==> flow/design.v <==
module RA1SH (
   Q,
   CLK,
   CEN,
   WEN,
   A,
   D,
   OEN
);
   parameter BITS = 16;
   parameter word_depth = 16;
   parameter addr_width = 4;
   output [BITS-1:0] Q;
   input CLK;
   input CEN;
   input WEN;
   input [addr_width-1:0] A;
   input [BITS-1:0] D;
   input OEN;
   reg [BITS-1:0] mem [0:word_depth-1];
   reg [BITS-1:0] Qi;
   always @(posedge CLK) begin
      if (!CEN) begin
         if (!WEN) begin
            mem[A] <= D;
            Qi <= D;
         end else begin
            Qi <= mem[A];
         end
      end
   end
   assign Q = OEN ? {BITS{1'b0}} : Qi;
endmodule
module CPU(
				clk,
			  rst_n,
		   IO_stall,
         awid_m_inf,
       awaddr_m_inf,
       awsize_m_inf,
      awburst_m_inf,
        awlen_m_inf,
      awvalid_m_inf,
      awready_m_inf,
        wdata_m_inf,
        wlast_m_inf,
       wvalid_m_inf,
       wready_m_inf,
          bid_m_inf,
        bresp_m_inf,
       bvalid_m_inf,
       bready_m_inf,
         arid_m_inf,
       araddr_m_inf,
        arlen_m_inf,
       arsize_m_inf,
      arburst_m_inf,
      arvalid_m_inf,
      arready_m_inf, 
          rid_m_inf,
        rdata_m_inf,
        rresp_m_inf,
        rlast_m_inf,
       rvalid_m_inf,
       rready_m_inf 
);
input  wire clk, rst_n;
output reg  IO_stall;
parameter ID_WIDTH = 4 , ADDR_WIDTH = 32, DATA_WIDTH = 16, DRAM_NUMBER=2, WRIT_NUMBER=1;
output  wire [WRIT_NUMBER * ID_WIDTH-1:0]        awid_m_inf;
output  wire [WRIT_NUMBER * ADDR_WIDTH-1:0]    awaddr_m_inf;
output  wire [WRIT_NUMBER * 3 -1:0]            awsize_m_inf;
output  wire [WRIT_NUMBER * 2 -1:0]           awburst_m_inf;
output  wire [WRIT_NUMBER * 7 -1:0]             awlen_m_inf;
output  wire [WRIT_NUMBER-1:0]                awvalid_m_inf;
input   wire [WRIT_NUMBER-1:0]                awready_m_inf;
output  wire [WRIT_NUMBER * DATA_WIDTH-1:0]     wdata_m_inf;
output  wire [WRIT_NUMBER-1:0]                  wlast_m_inf;
output  wire [WRIT_NUMBER-1:0]                 wvalid_m_inf;
input   wire [WRIT_NUMBER-1:0]                 wready_m_inf;
input   wire [WRIT_NUMBER * ID_WIDTH-1:0]         bid_m_inf;
input   wire [WRIT_NUMBER * 2 -1:0]             bresp_m_inf;
input   wire [WRIT_NUMBER-1:0]             	   bvalid_m_inf;
output  wire [WRIT_NUMBER-1:0]                 bready_m_inf;
output  wire [DRAM_NUMBER * ID_WIDTH-1:0]       arid_m_inf;
output  wire [DRAM_NUMBER * ADDR_WIDTH-1:0]   araddr_m_inf;
output  wire [DRAM_NUMBER * 7 -1:0]            arlen_m_inf;
output  wire [DRAM_NUMBER * 3 -1:0]           arsize_m_inf;
output  wire [DRAM_NUMBER * 2 -1:0]          arburst_m_inf;
output  wire [DRAM_NUMBER-1:0]               arvalid_m_inf;
input   wire [DRAM_NUMBER-1:0]               arready_m_inf;
input   wire [DRAM_NUMBER * ID_WIDTH-1:0]         rid_m_inf;
input   wire [DRAM_NUMBER * DATA_WIDTH-1:0]     rdata_m_inf;
input   wire [DRAM_NUMBER * 2 -1:0]             rresp_m_inf;
input   wire [DRAM_NUMBER-1:0]                  rlast_m_inf;
input   wire [DRAM_NUMBER-1:0]                 rvalid_m_inf;
output  wire [DRAM_NUMBER-1:0]                 rready_m_inf;
reg  [3:0]current_state ;
reg  [3:0]next_state ;
reg signed [15:0] core_r0 , core_r1 , core_r2 , core_r3 ;
reg signed [15:0] core_r4 , core_r5 , core_r6 , core_r7 ;
reg signed [15:0] core_r8 , core_r9 , core_r10, core_r11;
reg signed [15:0] core_r12, core_r13, core_r14, core_r15;
wire  MEM_cen, MEM_oen;
reg   MEM_wen;
wire  [3:0]MEM_adr;
reg   [15:0]MEM_in ;
wire  [15:0] MEM_out;
wire  [2:0]opcode;
wire  [3:0]rs,rt,rd;
wire  func;
wire  signed[4:0]imm;
wire  [15:0]address;
wire  [15:0]inst;
reg   [15:0]inst_reg1, inst_reg2;
reg   signed [15:0]rs_data,rt_data,rd_data;
reg   in_valid_inst ;
wire  out_valid_inst ;
reg   signed [12:0] pc ;
reg   [4:0]inst_mode ; 
wire  signed [15:0]data_addr;
wire  out_finish_data;
reg   in_valid_data_write ;
reg   in_valid_data_read;
wire  out_valid_data ;
wire  signed[15:0]load_data ;
parameter EMPTY         = 5'd0 ;
parameter ADD           = 5'd1 ;
parameter SUB           = 5'd2 ;
parameter SLT           = 5'd3 ;
parameter MUL           = 5'd4 ;
parameter LOAD          = 5'd5 ;
parameter STORE         = 5'd6 ;
parameter BRANCH        = 5'd7 ;
parameter JUMP          = 5'd8 ;
parameter IDLE              = 4'd0  ;
parameter INST_FETCH_1      = 4'd1  ;
parameter INST_FETCH_2      = 4'd2  ;
parameter SRAM_STORE        = 4'd3  ;
parameter SRAM_TAKE         = 4'd4  ;
parameter INST_DECODE       = 4'd5  ;
parameter EXECUTE           = 4'd6  ;
parameter DATA_LOAD         = 4'd7  ;
parameter DATA_STORE        = 4'd8  ;
parameter WAIT_OUT_FINISH   = 4'd9  ;
parameter WAIT_OUT_VALID_DATA = 4'd10 ;
parameter WRITE_BACK        = 4'd11 ;
parameter CHECK_REG         = 4'd12 ;
assign opcode = inst_reg2[15:13] ;
assign rs     = inst_reg2[12: 9] ;
assign rt     = inst_reg2[ 8: 5] ;
assign rd     = inst_reg2[ 4: 1] ;
assign func   = inst_reg2[0] ;
assign imm    = inst_reg2[ 4: 0] ;
assign address = { 3'b000 , inst_reg2[12:0] } ;
assign data_addr = {4'b0001, ((rs_data + imm) * 2 )} ;  
always@(posedge clk or negedge rst_n)begin
  if(!rst_n)  current_state <= IDLE ;
  else        current_state <= next_state ;
end
always@(*)begin
    case(current_state)
        IDLE : begin
            next_state = INST_FETCH_1 ;
        end
        INST_FETCH_1 : begin
            next_state = INST_FETCH_2 ;
        end
        INST_FETCH_2 : begin
            if(out_valid_inst)  next_state = SRAM_STORE  ;
            else                next_state = INST_FETCH_2 ;
        end
        SRAM_STORE : begin
            next_state = SRAM_TAKE;
        end
        SRAM_TAKE : begin
            next_state = INST_DECODE;
        end
        INST_DECODE : begin
            next_state = EXECUTE ;
        end
        EXECUTE : begin
            if(opcode[2:1] == 2'b00)      next_state = WRITE_BACK  ;  
            else if(opcode == 3'b011)     next_state = DATA_LOAD   ;  
            else if(opcode == 3'b010)     next_state = DATA_STORE  ;  
            else                          next_state = CHECK_REG   ;  
        end
        WRITE_BACK : begin
            next_state = CHECK_REG ;
        end
        DATA_LOAD : begin
            next_state = WAIT_OUT_VALID_DATA;
        end
        DATA_STORE : begin
            next_state = WAIT_OUT_FINISH;
        end
        WAIT_OUT_VALID_DATA :begin
            if(out_valid_data)      next_state = CHECK_REG ;
            else                    next_state = WAIT_OUT_VALID_DATA ;
        end
        WAIT_OUT_FINISH : begin
            if(out_finish_data)  next_state = CHECK_REG;
            else                 next_state = WAIT_OUT_FINISH ;
        end
        CHECK_REG : begin
            next_state = IDLE ;
        end
        default: next_state = current_state ;
    endcase
end
always@(posedge clk or negedge rst_n)begin
    if(!rst_n)    pc <= 13'b0;
    else begin
        if(current_state == CHECK_REG) begin
            if(opcode == 3'b101 &&  (rs_data== rt_data) )    pc  <= pc + 2 + (imm << 1)  ;   
            else if(opcode == 3'b100 )                       pc  <= address;
            else pc <= pc + 2 ;
        end
    end 
end
always@(*)begin
    case(current_state)
        INST_FETCH_1 : in_valid_inst = 1 ;
        default :      in_valid_inst = 0;
    endcase
end
always@(*)begin
    case(current_state)
        DATA_LOAD : in_valid_data_read = 1 ;
        default :      in_valid_data_read = 0;
    endcase
end
always@(*)begin
    case(current_state)
        SRAM_STORE : MEM_wen = 0 ;
        default :    MEM_wen = 1 ;
    endcase
end
always@(*)begin
    case(current_state)
        SRAM_STORE : MEM_in = inst_reg1;
        default :    MEM_in = 0;
    endcase
end
always@(posedge clk or negedge rst_n)begin
    if(!rst_n)      inst_reg1 <= 0;
    else if(out_valid_inst)  inst_reg1 <= inst;
 end
 always@(posedge clk or negedge rst_n)begin
    if(!rst_n)      inst_reg2 <= 0;
    else if(current_state == SRAM_TAKE) inst_reg2 <= MEM_out;
 end
always@(*)begin
    case(opcode)
        3'b000 : begin
            if(func)    inst_mode = ADD ;
            else        inst_mode = SUB ;
        end 
        3'b001 : begin
            if(func)    inst_mode = SLT ;
            else        inst_mode = MUL ;
        end
        3'b011 :        inst_mode = LOAD    ;
        3'b010 :        inst_mode = STORE   ;
        3'b101 :        inst_mode = BRANCH  ;      
        3'b100 :        inst_mode = JUMP    ;
        default : inst_mode = EMPTY ;
    endcase
end
always @(posedge clk or negedge rst_n) begin
    if (!rst_n)     rs_data <= 0 ;
    else begin
        if (current_state == INST_DECODE) begin
            case(rs)
                0:      rs_data <= core_r0  ;
                1:      rs_data <= core_r1  ;
                2:      rs_data <= core_r2  ;
                3:      rs_data <= core_r3  ;
                4:      rs_data <= core_r4  ;
                5:      rs_data <= core_r5  ;
                6:      rs_data <= core_r6  ;
                7:      rs_data <= core_r7  ;
                8:      rs_data <= core_r8  ;
                9:      rs_data <= core_r9  ;
                10:     rs_data <= core_r10 ; 
                11:     rs_data <= core_r11 ; 
                12:     rs_data <= core_r12 ; 
                13:     rs_data <= core_r13 ; 
                14:     rs_data <= core_r14 ; 
                15:     rs_data <= core_r15 ; 
            endcase
        end         
    end
end
always @(posedge clk or negedge rst_n) begin
    if (!rst_n)     rt_data <= 0 ;
    else begin
        if (current_state == INST_DECODE) begin
            case(rt)
                0:      rt_data <= core_r0  ;
                1:      rt_data <= core_r1  ;
                2:      rt_data <= core_r2  ;
                3:      rt_data <= core_r3  ;
                4:      rt_data <= core_r4  ;
                5:      rt_data <= core_r5  ;
                6:      rt_data <= core_r6  ;
                7:      rt_data <= core_r7  ;
                8:      rt_data <= core_r8  ;
                9:      rt_data <= core_r9  ;
                10:     rt_data <= core_r10 ; 
                11:     rt_data <= core_r11 ; 
                12:     rt_data <= core_r12 ; 
                13:     rt_data <= core_r13 ; 
                14:     rt_data <= core_r14 ; 
                15:     rt_data <= core_r15 ; 
            endcase
        end         
    end
end
always@(posedge clk or negedge rst_n)begin
    if(!rst_n)      rd_data <= 0 ;
    else begin
        if(current_state == EXECUTE) begin
            case(inst_mode)
                ADD : rd_data <= rs_data + rt_data ;
                SUB : rd_data <= rs_data - rt_data ;
                SLT : begin
                    if(rt_data > rs_data)   rd_data <= 1'b1 ;
                    else                    rd_data <= 1'b0;
                end 
                MUL : rd_data <= rs_data * rt_data ;
                default : rd_data <= 0 ;
            endcase
        end
    end
end
always@(*)begin
    case(current_state)
        DATA_STORE :          in_valid_data_write = 1'b1;
        default :             in_valid_data_write = 1'b0;
    endcase
end
always@(posedge clk or negedge rst_n)begin
    if(!rst_n)begin
        IO_stall <= 1;
    end
    else begin
        case(current_state)
            CHECK_REG : IO_stall <= 0;
            default: IO_stall <= 1 ;
        endcase
    end
end
always@(posedge clk or negedge rst_n)begin
    if(!rst_n)begin
        core_r0  <= 0;
    end
    else begin
        if(current_state == WRITE_BACK && rd == 0) core_r0 <= rd_data ;
        else if (out_valid_data==1     && rt == 0) core_r0 <= load_data ;
    end
end
always@(posedge clk or negedge rst_n)begin
    if(!rst_n)begin
        core_r1  <= 0;
    end
    else begin
        if(current_state == WRITE_BACK && rd == 1) core_r1 <= rd_data ;
        else if (out_valid_data==1     && rt == 1) core_r1 <= load_data ;
    end
end
always@(posedge clk or negedge rst_n)begin
    if(!rst_n)begin
        core_r2  <= 0;
    end
    else begin
        if(current_state == WRITE_BACK && rd == 2) core_r2 <= rd_data ;
        else if (out_valid_data==1     && rt == 2) core_r2 <= load_data ;
    end
end
always@(posedge clk or negedge rst_n)begin
    if(!rst_n)begin
        core_r3  <= 0;
    end
    else begin
        if(current_state == WRITE_BACK && rd == 3) core_r3 <= rd_data ;
        else if (out_valid_data==1     && rt == 3) core_r3 <= load_data ;
    end
end
always@(posedge clk or negedge rst_n)begin
    if(!rst_n)begin
        core_r4  <= 0;
    end
    else begin
        if(current_state == WRITE_BACK && rd == 4) core_r4 <= rd_data ;
        else if (out_valid_data==1     && rt == 4) core_r4 <= load_data ;
    end
end
always@(posedge clk or negedge rst_n)begin
    if(!rst_n)begin
        core_r5  <= 0;
    end
    else begin
        if(current_state == WRITE_BACK && rd == 5) core_r5 <= rd_data ;
        else if (out_valid_data==1     && rt == 5) core_r5 <= load_data ;
    end
end
always@(posedge clk or negedge rst_n)begin
    if(!rst_n)begin
        core_r6  <= 0;
    end
    else begin
        if(current_state == WRITE_BACK && rd == 6) core_r6 <= rd_data ;
        else if (out_valid_data==1     && rt == 6) core_r6 <= load_data ;
    end
end
always@(posedge clk or negedge rst_n)begin
    if(!rst_n)begin
        core_r7  <= 0;
    end
    else begin
        if(current_state == WRITE_BACK && rd == 7) core_r7 <= rd_data ;
        else if (out_valid_data==1     && rt == 7) core_r7 <= load_data ;
    end
end
always@(posedge clk or negedge rst_n)begin
    if(!rst_n)begin
        core_r8  <= 0;
    end
    else begin
        if(current_state == WRITE_BACK && rd == 8) core_r8 <= rd_data ;
        else if (out_valid_data==1     && rt == 8) core_r8 <= load_data ;
    end
end
always@(posedge clk or negedge rst_n)begin
    if(!rst_n)begin
        core_r9  <= 0;
    end
    else begin
        if(current_state == WRITE_BACK && rd == 9) core_r9 <= rd_data ;
        else if (out_valid_data==1     && rt == 9) core_r9 <= load_data ;
    end
end
always@(posedge clk or negedge rst_n)begin
    if(!rst_n)begin
        core_r10  <= 0;
    end
    else begin
        if(current_state == WRITE_BACK && rd == 10) core_r10 <= rd_data ;
        else if (out_valid_data==1     && rt == 10) core_r10 <= load_data ;
    end
end
always@(posedge clk or negedge rst_n)begin
    if(!rst_n)begin
        core_r11  <= 0;
    end
    else begin
        if(current_state == WRITE_BACK && rd == 11) core_r11 <= rd_data ;
        else if (out_valid_data==1     && rt == 11) core_r11 <= load_data ;
    end
end
always@(posedge clk or negedge rst_n)begin
    if(!rst_n)begin
        core_r12  <= 0;
    end
    else begin
        if(current_state == WRITE_BACK && rd == 12) core_r12 <= rd_data ;
        else if (out_valid_data==1     && rt == 12) core_r12 <= load_data ;
    end
end
always@(posedge clk or negedge rst_n)begin
    if(!rst_n)begin
        core_r13  <= 0;
    end
    else begin
        if(current_state == WRITE_BACK && rd == 13) core_r13 <= rd_data ;
        else if (out_valid_data==1     && rt == 13) core_r13 <= load_data ;
    end
end
always@(posedge clk or negedge rst_n)begin
    if(!rst_n)begin
        core_r14  <= 0;
    end
    else begin
        if(current_state == WRITE_BACK && rd == 14) core_r14 <= rd_data ;
        else if (out_valid_data==1     && rt == 14) core_r14 <= load_data ;
    end
end
always@(posedge clk or negedge rst_n)begin
    if(!rst_n)begin
        core_r15  <= 0;
    end
    else begin
        if(current_state == WRITE_BACK && rd == 15) core_r15 <= rd_data ;
        else if (out_valid_data==1     && rt == 15) core_r15 <= load_data ;
    end
end
assign MEM_cen = 0 ;
assign MEM_oen = 0 ;
assign MEM_adr = 0 ;
RA1SH X_0 (.Q(MEM_out) , .CLK(clk), .CEN(MEM_cen), .WEN(MEM_wen) , .A(MEM_adr) , .D(MEM_in), .OEN(MEM_oen));
read_DRAM_instruction Read_Inst(
                .clk(clk),
              .rst_n(rst_n),
           .in_valid(in_valid_inst),
            .in_addr(pc),
          .out_valid(out_valid_inst),
           .out_inst(inst),
         .arid_m_inf(arid_m_inf[DRAM_NUMBER * ID_WIDTH-1:ID_WIDTH]),
       .araddr_m_inf(araddr_m_inf[DRAM_NUMBER * ADDR_WIDTH-1:ADDR_WIDTH]),
        .arlen_m_inf(arlen_m_inf[DRAM_NUMBER * 7 -1:7]),
       .arsize_m_inf(arsize_m_inf[DRAM_NUMBER * 3 -1:3]),
      .arburst_m_inf(arburst_m_inf[DRAM_NUMBER * 2 -1:2]),
      .arvalid_m_inf(arvalid_m_inf[1]),
      .arready_m_inf(arready_m_inf[1]), 
          .rid_m_inf(rid_m_inf[DRAM_NUMBER * ID_WIDTH-1:ID_WIDTH]),
        .rdata_m_inf(rdata_m_inf[DRAM_NUMBER * DATA_WIDTH-1:DATA_WIDTH]),
        .rresp_m_inf(rresp_m_inf[DRAM_NUMBER * 2 -1:2]),
        .rlast_m_inf(rlast_m_inf[1]),
       .rvalid_m_inf(rvalid_m_inf[1]),
       .rready_m_inf(rready_m_inf[1]) 
);
read_DRAM_data read_DRAM_data(
                .clk(clk),
              .rst_n(rst_n),
           .in_valid(in_valid_data_read),
            .in_addr(data_addr[11:0]),
          .out_valid(out_valid_data),
           .out_data(load_data),
         .arid_m_inf(arid_m_inf[ID_WIDTH-1:0]),
       .araddr_m_inf(araddr_m_inf[ADDR_WIDTH-1:0]),
        .arlen_m_inf(arlen_m_inf[7 -1:0]),
       .arsize_m_inf(arsize_m_inf[3 -1:0]),
      .arburst_m_inf(arburst_m_inf[2 -1:0]),
      .arvalid_m_inf(arvalid_m_inf[0]),
      .arready_m_inf(arready_m_inf[0]), 
          .rid_m_inf(rid_m_inf[ID_WIDTH-1:0]),
        .rdata_m_inf(rdata_m_inf[DATA_WIDTH-1:0]),
        .rresp_m_inf(rresp_m_inf[2 -1:0]),
        .rlast_m_inf(rlast_m_inf[0]),
       .rvalid_m_inf(rvalid_m_inf[0]),
       .rready_m_inf(rready_m_inf[0]) 
);
write_DRAM_data WRITE_DATA(
                .clk(clk),
              .rst_n(rst_n),
           .in_valid(in_valid_data_write),
            .in_addr(data_addr[11:0]),
            .in_data(rt_data),
         .out_finish(out_finish_data),
         .awid_m_inf(awid_m_inf),
       .awaddr_m_inf(awaddr_m_inf),
       .awsize_m_inf(awsize_m_inf),
      .awburst_m_inf(awburst_m_inf),
        .awlen_m_inf(awlen_m_inf),
      .awvalid_m_inf(awvalid_m_inf),
      .awready_m_inf(awready_m_inf),
        .wdata_m_inf(wdata_m_inf),
        .wlast_m_inf(wlast_m_inf),
       .wvalid_m_inf(wvalid_m_inf),
       .wready_m_inf(wready_m_inf),
          .bid_m_inf(bid_m_inf),
        .bresp_m_inf(bresp_m_inf),
       .bvalid_m_inf(bvalid_m_inf),
       .bready_m_inf(bready_m_inf)
);
endmodule
module read_DRAM_instruction(
                clk,
              rst_n,
           in_valid,
            in_addr,
          out_valid,
           out_inst,
         arid_m_inf,
       araddr_m_inf,
        arlen_m_inf,
       arsize_m_inf,
      arburst_m_inf,
      arvalid_m_inf,
      arready_m_inf, 
          rid_m_inf,
        rdata_m_inf,
        rresp_m_inf,
        rlast_m_inf,
       rvalid_m_inf,
       rready_m_inf 
);
parameter ID_WIDTH = 4 , ADDR_WIDTH = 32, DATA_WIDTH = 16, DRAM_NUMBER=2, WRIT_NUMBER=1;
input  wire clk, rst_n;
input  in_valid;
input  [12:0] in_addr;  
output reg out_valid;
output reg [15:0] out_inst;
output  wire [ID_WIDTH-1:0]       arid_m_inf;
output  wire [ADDR_WIDTH-1:0]   araddr_m_inf;
output  wire [7 -1:0]            arlen_m_inf;
output  wire [3 -1:0]           arsize_m_inf;
output  wire [2 -1:0]          arburst_m_inf;
output  reg                    arvalid_m_inf;
input   wire                   arready_m_inf;
input   wire [ID_WIDTH-1:0]         rid_m_inf;
input   wire [DATA_WIDTH-1:0]     rdata_m_inf;
input   wire [2 -1:0]             rresp_m_inf;
input   wire                      rlast_m_inf;
input   wire                     rvalid_m_inf;
output  reg                      rready_m_inf;
reg     [1:0]current_state,next_state;
reg     [15:0]out_reg;
assign arid_m_inf = 0 ;
assign arlen_m_inf = 7'b0 ;
assign arsize_m_inf = 3'b001 ;
assign arburst_m_inf = 2'b01 ;
assign araddr_m_inf = {16'd0, 4'b0001, in_addr[11:0] };
parameter   IDLE = 2'd0;
parameter   SEND = 2'd1;
parameter   WAIT = 2'd2;
parameter   OUT  = 2'd3;
always@(posedge clk or negedge rst_n)begin
  if(!rst_n)  current_state <= 0;
  else current_state <= next_state;
end
always@(*)begin
    case(current_state)
        IDLE : begin
            if(in_valid)    next_state = SEND ;
            else            next_state = IDLE ;
        end
        SEND : begin
            if(arready_m_inf) next_state = WAIT ;
            else              next_state = SEND ;
        end
        WAIT : begin
            if(rlast_m_inf)  next_state = OUT ;
            else             next_state = WAIT;
        end
        OUT: begin
            next_state = IDLE;
        end
        default : next_state = current_state;
    endcase
end
always@(*)begin
    case(current_state)
        SEND : arvalid_m_inf = 1 ;
        default : arvalid_m_inf = 0;
    endcase
end
always@(*)begin
    case(current_state)
        WAIT : rready_m_inf = 1;
        default : rready_m_inf = 0;
    endcase
end
always@(*)begin
    case(current_state)
        OUT :     out_valid = 1;
        default : out_valid = 0;
    endcase
end
always@(posedge clk or negedge rst_n)begin
  if(!rst_n)            out_reg <= 0;
  else if(rlast_m_inf)  out_reg <= rdata_m_inf;
end
always@(*)begin
    case(current_state)
        OUT :     out_inst = out_reg ;  
        default : out_inst = 0 ; 
    endcase
end
endmodule
module read_DRAM_data(
                clk,
              rst_n,
           in_valid,
            in_addr,
            in_data,
          out_valid,
           out_data,
         arid_m_inf,
       araddr_m_inf,
        arlen_m_inf,
       arsize_m_inf,
      arburst_m_inf,
      arvalid_m_inf,
      arready_m_inf, 
          rid_m_inf,
        rdata_m_inf,
        rresp_m_inf,
        rlast_m_inf,
       rvalid_m_inf,
       rready_m_inf 
);
parameter ID_WIDTH = 4 , ADDR_WIDTH = 32, DATA_WIDTH = 16, DRAM_NUMBER=2, WRIT_NUMBER=1;
input  wire clk, rst_n;
input  in_valid;
input  [11:0] in_addr;
input  [15:0] in_data;
output reg out_valid;
output reg [15:0] out_data;
output  wire [ID_WIDTH-1:0]       arid_m_inf;
output  wire [ADDR_WIDTH-1:0]   araddr_m_inf;
output  wire [7 -1:0]            arlen_m_inf;
output  wire [3 -1:0]           arsize_m_inf;
output  wire [2 -1:0]          arburst_m_inf;
output  reg                    arvalid_m_inf;
input   wire                   arready_m_inf;
input   wire [ID_WIDTH-1:0]         rid_m_inf;
input   wire [DATA_WIDTH-1:0]     rdata_m_inf;
input   wire [2 -1:0]             rresp_m_inf;
input   wire                      rlast_m_inf;
input   wire                     rvalid_m_inf;
output  reg                      rready_m_inf;
parameter IDLE  = 2'd0 ;
parameter SEND  = 2'd1 ;
parameter WAIT  = 2'd2 ;
parameter OUT   = 2'd3 ;
reg      [1:0] current_state, next_state;
reg      [15:0]out_reg;
assign   arid_m_inf = 0 ;
assign   arlen_m_inf = 7'b0 ;
assign   arsize_m_inf = 3'b001 ;
assign   arburst_m_inf = 2'b01 ;
assign   araddr_m_inf = { 16'd0 , 4'b001 , in_addr } ;
always @(posedge clk or negedge rst_n) begin
    if (!rst_n)     current_state <= IDLE ;
    else            current_state <= next_state ;
end
always @(*)begin
    case(current_state)
        IDLE : begin
            if(in_valid)    next_state = SEND ;
            else            next_state = IDLE ;
        end
        SEND : begin
            if(arready_m_inf) next_state = WAIT ;
            else              next_state = SEND ; 
        end
        WAIT : begin
            if(rlast_m_inf)  next_state = OUT ;
            else             next_state = WAIT;
        end
        OUT : begin
            next_state = IDLE;
        end
        default : next_state = current_state ;
    endcase
end
always@(*)begin
    case(current_state)
        SEND : arvalid_m_inf = 1 ;
        default : arvalid_m_inf = 0;
    endcase
end
always@(*)begin
    case(current_state)
        WAIT :    rready_m_inf = 1;
        default : rready_m_inf = 0;
    endcase
end
always@(*)begin
    case(current_state)
        OUT :     out_valid = 1;
        default : out_valid = 0;
    endcase
end
always@(posedge clk or negedge rst_n)begin
  if(!rst_n)            out_reg <= 0;
  else if(rlast_m_inf)  out_reg <= rdata_m_inf;
end
always@(*)begin
    case(current_state)
        OUT :     out_data = out_reg ;  
        default : out_data = 0 ; 
    endcase
end
endmodule
module write_DRAM_data(
                clk,
              rst_n,
           in_valid,
            in_addr,
            in_data,
         out_finish,
         awid_m_inf,
       awaddr_m_inf,
       awsize_m_inf,
      awburst_m_inf,
        awlen_m_inf,
      awvalid_m_inf,
      awready_m_inf,
        wdata_m_inf,
        wlast_m_inf,
       wvalid_m_inf,
       wready_m_inf,
          bid_m_inf,
        bresp_m_inf,
       bvalid_m_inf,
       bready_m_inf
);
parameter ID_WIDTH = 4 , ADDR_WIDTH = 32, DATA_WIDTH = 16, DRAM_NUMBER=2, WRIT_NUMBER=1;
input  wire clk, rst_n;
input  in_valid;
input  [11:0] in_addr;  
input  [15:0] in_data;
output reg out_finish;
output  wire [ID_WIDTH-1:0]        awid_m_inf;
output  wire [ADDR_WIDTH-1:0]    awaddr_m_inf;
output  wire [3 -1:0]            awsize_m_inf;
output  wire [2 -1:0]           awburst_m_inf;
output  wire [7 -1:0]             awlen_m_inf;
output  reg                     awvalid_m_inf;
input   wire                    awready_m_inf;
output  reg  [DATA_WIDTH-1:0]     wdata_m_inf;
output  reg                       wlast_m_inf;
output  reg                      wvalid_m_inf;
input   wire                     wready_m_inf;
input   wire [ID_WIDTH-1:0]         bid_m_inf;
input   wire [2 -1:0]             bresp_m_inf;
input   wire                     bvalid_m_inf;
output  wire                     bready_m_inf;
parameter IDLE = 3'd0 ;
parameter SEND = 3'd1 ;
parameter WAIT = 3'd2 ;
parameter OUT  = 3'd3 ;
parameter RESPONSE = 3'd4;
reg  [2:0] current_state, next_state;
always @(posedge clk or negedge rst_n) begin
    if (!rst_n)     current_state <= IDLE ;
    else            current_state <= next_state ;
end
always @(*) begin
    case(current_state)
        IDLE : begin
            if(in_valid)        next_state = SEND ;
            else                next_state = IDLE ;
        end
        SEND : begin
            if(awready_m_inf)   next_state = WAIT ;
            else                next_state = SEND ;
        end
        WAIT : begin
            if(wready_m_inf)    next_state = OUT ;
            else                next_state = WAIT;
        end
        OUT : begin
            next_state = RESPONSE ;
        end
        RESPONSE : begin
            if(bvalid_m_inf) next_state = IDLE ;
            else             next_state = RESPONSE ;
        end
        default : next_state = current_state ;
    endcase
end
assign awid_m_inf = 0 ;
assign awlen_m_inf = 7'd0 ;
assign awsize_m_inf = 3'b001 ;
assign awburst_m_inf = 2'b01 ;
assign awaddr_m_inf = { 16'd0 , 4'b0001, in_addr } ;
assign bready_m_inf = (current_state == RESPONSE) ? 1 : 0 ;
always @(*) begin
    case(current_state)
        SEND :    awvalid_m_inf = 1 ;
        default : awvalid_m_inf = 0 ;
    endcase
end
always@(*)begin
    case(current_state)
        WAIT :    wvalid_m_inf = 1;
        default : wvalid_m_inf = 0;
    endcase
end
always@(*)begin
    case(current_state)
        WAIT :    wdata_m_inf = in_data ;
        default : wdata_m_inf = 0 ;
    endcase
end
always@(*)begin
    case(current_state)
        WAIT :    wlast_m_inf = 1;
        default : wlast_m_inf = 0;
    endcase
end
always@(*)begin
    case(current_state)
        OUT :     out_finish = 1;
        default : out_finish = 0;
    endcase
end
endmodule
**Tool chain data of CPU**

What the tools print for CPU, step after step.
Lines are those of the file above, counted from 1.
Operators: Yosys type, input widths -> output width; for muxes data width and select width s.
Library cell names are shortened.
A cell with -- has no value.

- Top module: CPU
- Clock port: clk
- Cell library: sky130hd
- Corner: tt_025C_1v80

**Word level**

Yosys after proc, flatten, opt, wreduce and memory -nomap, before mapping. Memory bits, and registers merged into a memory's read port (data or address), are not among the register bits. Print and check cells are not counted. Equal cells are merged and count once.
Yosys's memory passes give these memory sizes; they may raise the number of words (mostly to a power of two), join words into wider ones and drop unused or constant bits.

- Bits in registers: 393
- Bits in latches: 0
- RAM bits: 256
- ROM bits: 0
- Clocked read ports x word width: 16
- Memories kept: 1
- Input bits: 61

- Add/subtract/negate cells: 5
- $mul: 1
- Div/mod/pow operators: 0
- $lt $le $gt $ge: 1
- Equality and inequality tests: 77
- Shift operators: 0
- Mux-type cells: 81
- Bitwise gates (word level): 0
- Reduce/logical cells: 60

Memory list:

| name | words | bits a word | rd ports | wr ports | line | RTL |
|---|---|---|---|---|---|---|
| X_0.mem | 16 | 16 | 1 | 1 | 20 | `reg [BITS-1:0] mem [0:word_depth-1];` |

Operators by type and width:

| operator | number |
|---|---|
| $mux 16 | 36 |
| $pmux 16 s16 | 2 |
| $mul 16x16->16 | 1 |
| $eq 4x4->1 const B | 29 |
| $eq 4x3->1 const B | 16 |
| $pmux 16 s4 | 1 |
| $pmux 4 s13 | 1 |
| $logic_and 1x1->1 | 33 |
| $reduce_bool 2->1 | 16 |
| $eq 4x2->1 const B | 8 |
| $mux 13 | 2 |
| $pmux 4 s6 | 1 |
| $mux 1 | 23 |
| $add 16x16->16 | 1 |
| $sub 16x16->16 | 1 |
| $gt 16x16->1 | 1 |
| $eq 16x16->1 | 1 |
| $eq 4x1->1 const B | 4 |
| $logic_not 4->1 | 4 |
| $pmux 2 s4 | 2 |
| $pmux 3 s5 | 1 |
| $mux 3 | 5 |
| $add 13x3->13 const B | 1 |
| $add 13x6->13 | 1 |
| $reduce_bool 13->1 | 1 |
| $eq 3x2->1 const B | 4 |
| $mux 4 | 3 |
| $add 11x5->11 | 1 |

Other operator kinds: 11; their cells: 25.

**Depth**

Longest topological path by Yosys (ltp), each cell counted once; first at word level (registers and memories cut), then after technology mapping (sequential cells cut; the memories' decode and read muxes count).

- Word-level depth: 5
- ABC_AREA: 0
- Depth in mapped cells: 24
- Gate-level depth less buffers: 23

**Synthesis result**

The flow's flattened synthesis, as Yosys stat reports it; memories are mapped. The netlist is that of the ABC_AREA named above (0 if unset); the other value can give another one.
Totals and module areas in this step are rounded.

Cell types:

| cell | number | area in all (um2) |
|---|---|---|
| dfrtp_1 | 402 | 1.01E+04 |
| mux2i_1 | 268 | 2.68E+03 |
| fa_1 | 82 | 1.64E+03 |
| ha_1 | 115 | 1438.88 |
| a22oi_1 | 175 | 1313.76 |
| a21oi_1 | 245 | 1.23E+03 |
| nor2_1 | 302 | 1.13E+03 |
| buf_4 | 134 | 1.01E+03 |
| nand2_1 | 225 | 844.56 |
| o21ai_0 | 161 | 805.773 |
| inv_1 | 198 | 743.213 |
| mux2_2 | 63 | 709.43 |
| clkbuf_1 | 161 | 604.33 |
| edfxtp_1 | 16 | 480.461 |
| xnor2_1 | 53 | 464.195 |
| o221ai_1 | 32 | 280.269 |
| nand4_1 | 43 | 269.008 |
| a22o_1 | 28 | 245.235 |

Not listed: further types 66, cells in them 395.

- Cells in the netlist: 3098
- Mapped area: 0.02876 mm2
- Flip-flop cells: 423
- Buffer cells: 353

The figures by module come from a second, unflattened synthesis with its own total; it is not the netlist above.

- Cell total of the unflattened synthesis: 3662
- Area total of the unflattened synthesis: 0.03942 mm2

Rows give one instance, submodules left out.

By module:

| module | times used | cells | area (mm2) | seq. area (mm2) |
|---|---|---|---|---|
| CPU | 1 | 2837 | 0.02562 | 0.009086 |
| RA1SH | 1 | 512 | 0.0106 | 0.008168 |
| read_DRAM_data | 1 | 114 | 0.001259 | 0.0005017 |
| read_DRAM_instruction | 1 | 114 | 0.001259 | 0.0005017 |
| write_DRAM_data | 1 | 85 | 0.0006844 | 0.0001264 |

**Path before layout**

Path of least setup slack by OpenSTA after synthesis, without wires, with an ideal clock, recovery checks aside; 20% of the period is set as input and as output delay. Where synthesis merged equal registers, the netlist keeps one of their names.

- Path kind: reg-to-reg
- Start point: register rt_data[4]
- End point: register rd_data[13]
- Clock period: 6000 ps
- Launch time at the first pin: 0 ps
- Arrival: 5156 ps
- Required time: 5868 ps
- Setup slack: 712 ps
- Delay of the path: 5288 ps
- Driving pins on the path: 21
- Path buffers: 1
- Synthesis period reached: 5288 ps

"delay of the path" = arrival - input delay + setup time.
"driving pins on the path": output pins that drive a net of the path, with the launching flip-flop's if there is one; two outputs of one cell count as two.
"synthesis period reached" = period - worst setup slack (recovery checks aside). The figure is calculated, with input and output delays left at 20% of the set period.
Between the ends stands the longest chain of elaborated cells between them, by number of cells; it is not shown to be the way that was timed. Of several equally long chains one is given.
Each line given opens the expression or statement behind the cell; cells for indexed reads and writes are added by Yosys, which also makes memories of some case tables.
At most two assigning lines are given for a register; there are more.

- Cells stage by stage: dfrtp_1 > inv_1 > clkbuf_1 > nor2_1 > fa_1 > inv_1 > fa_1 > fa_1 > fa_1 > inv_1 > fa_1 > inv_1 > fa_1 > inv_1 > ha_1 > nand3_1 > a21oi_1 > or4_1 > nand3_1 > and3b_1 > o21ai_1
- Cells in the longest elaborated chain: 2
- Elaborated cells on any way between the ends: 4
- Classes of those cells: add/sub: 2; mul: 1; mux: 1

Ends and longest elaborated chain, post-synthesis:

| item | line | RTL |
|---|---|---|
| start: declaration | 116 | `reg   signed [15:0]rs_data,rt_data,rd_data;` |
| start: assignment | 300 | `0:      rt_data <= core_r0  ;` |
| start: assignment | 301 | `1:      rt_data <= core_r1  ;` |
| $mul 16x16->16 | 331 | `MUL : rd_data <= rs_data * rt_data ;` |
| $pmux 16 s4 | 324 | `case(inst_mode)` |
| end: assignment | 325 | `ADD : rd_data <= rs_data + rt_data ;` |
| end: assignment | 326 | `SUB : rd_data <= rs_data - rt_data ;` |
| end: declaration | 116 |  |

**Path in the finished layout**

Path of least setup slack in the final report of flow run 1 (OpenROAD, finished layout, wires in). Where an end is a register, its clock arrival counts in the times.
The report prints the path's times to 10 ps; the period is as set.

- Path kind: reg-to-reg
- Start point: register rs_data[7]
- End point: register rd_data[12]
- Clock period: 3800 ps
- Launch time at the first pin: 590 ps
- Arrival: 5620 ps
- Required time: 4280 ps
- Setup slack: -1350 ps
- Driving pins on the path: 21
- Path buffers: 1

Between the ends stands the longest chain of elaborated cells between them, by number of cells; it is not shown to be the way that was timed. Of several equally long chains one is given.
At most two assigning lines are given for a register; there are more.

- Cells stage by stage: dfrtp_2 > inv_2 > nor2_2 > fa_1 > inv_1 > fa_1 > fa_2 > fa_1 > inv_1 > fa_1 > inv_1 > fa_1 > inv_2 > ha_4 > and3_1 > a21oi_2 > nand3b_1 > xnor2_1 > buf_4 > o22ai_1 > a22o_1
- Cells in the longest elaborated chain: 2
- Elaborated cells on any way between the ends: 4
- Classes of those cells: add/sub: 2; mul: 1; mux: 1

Ends and longest elaborated chain, post-layout:

| item | line | RTL |
|---|---|---|
| start: declaration | 116 | `reg   signed [15:0]rs_data,rt_data,rd_data;` |
| start: assignment | 275 | `0:      rs_data <= core_r0  ;` |
| start: assignment | 276 | `1:      rs_data <= core_r1  ;` |
| $mul 16x16->16 | 331 | `MUL : rd_data <= rs_data * rt_data ;` |
| $pmux 16 s4 | 324 | `case(inst_mode)` |
| end: assignment | 325 | `ADD : rd_data <= rs_data + rt_data ;` |
| end: assignment | 326 | `SUB : rd_data <= rs_data - rt_data ;` |
| end: declaration | 116 |  |

Subject: flow runs of CPU

Hi,

Module CPU, platform sky130hd: 4 stored runs of the flow (Yosys, OpenROAD) with differing settings, in no particular order. Input and output delays are each 20% of the period that was set; the output load is 0.01 pF.
"allowed time less slack (worst setup path)" = time allowed to the worst setup path (clock period - input delay - output delay, where it has them) - its slack; a late launch clock adds to it, a late capture clock takes from it.
"allowed time less slack (worst setup path)" is given in steps of 10 ps.
Values from the reports are rounded here.

### Flow run 1

Settings: `CORE_UTILIZATION=23`, `GPL_ROUTABILITY_DRIVEN=0`, `HOLD_SLACK_MARGIN=0.03`, `period_ns=3.8`, `CAP_MARGIN=20`, `CORE_MARGIN=2`, `SLEW_MARGIN=20`

- Synthesized cell area: 0.02876 mm2
- Standard-cell area after routing: 0.03473 mm2
- Setup slack of the worst path: -1346 ps
- Total negative slack: -11620 ps
- Final design utilization: 28.0 %
- Die size: 0.1279 mm2
- Allowed time less slack (worst setup path): 5150 ps
- Worst setup path type: reg-to-reg

### Flow run 2

Settings: `CORE_UTILIZATION=48`, `CTS_CLUSTER_SIZE=11`, `GPL_ROUTABILITY_DRIVEN=0`, `HOLD_SLACK_MARGIN=0.03`, `SETUP_SLACK_MARGIN=-0.12`, `period_ns=3.8`, `CAP_MARGIN=20`, `CORE_MARGIN=2`, `SLEW_MARGIN=20`

- Synthesized cell area: 0.02876 mm2
- Standard-cell area after routing: 0.03329 mm2
- Setup slack of the worst path: -1311 ps
- Total negative slack: -12160 ps
- Final design utilization: 56.3 %
- Die size: 0.06189 mm2
- Allowed time less slack (worst setup path): 5110 ps
- Worst setup path type: reg-to-reg

### Flow run 3

Settings: `CELL_PAD_IN_SITES_DETAIL_PLACEMENT=1`, `CELL_PAD_IN_SITES_GLOBAL_PLACEMENT=2`, `CORE_UTILIZATION=38`, `CTS_CLUSTER_DIAMETER=96`, `MIN_ROUTING_LAYER=met2`, `PLACE_DENSITY_LB_ADDON=0.12`, `SETUP_SLACK_MARGIN=1.24`, `SLEW_MARGIN=25`, `TNS_END_PERCENT=100`, `period_ns=6.59`, `CAP_MARGIN=20`, `CORE_MARGIN=2`

- Synthesized cell area: 0.02876 mm2
- Standard-cell area after routing: 0.03294 mm2
- Setup slack of the worst path: 1249 ps
- Total negative slack: 0 ps
- Final design utilization: 44.1 %
- Die size: 0.0779 mm2
- Allowed time less slack (worst setup path): 5340 ps
- Worst setup path type: reg-to-reg

### Flow run 4

Settings: `CORE_ASPECT_RATIO=1.64`, `CORE_UTILIZATION=53`, `CTS_CLUSTER_DIAMETER=56`, `SLEW_MARGIN=30`, `TNS_END_PERCENT=95`, `period_ns=6.0`, `CAP_MARGIN=20`, `CORE_MARGIN=2`

- Synthesized cell area: 0.02876 mm2
- Standard-cell area after routing: 0.03149 mm2
- Setup slack of the worst path: 203 ps
- Total negative slack: 0 ps
- Final design utilization: 58.6 %
- Die size: 0.0562 mm2
- Allowed time less slack (worst setup path): 5800 ps
- Worst setup path type: reg-to-reg

Regards
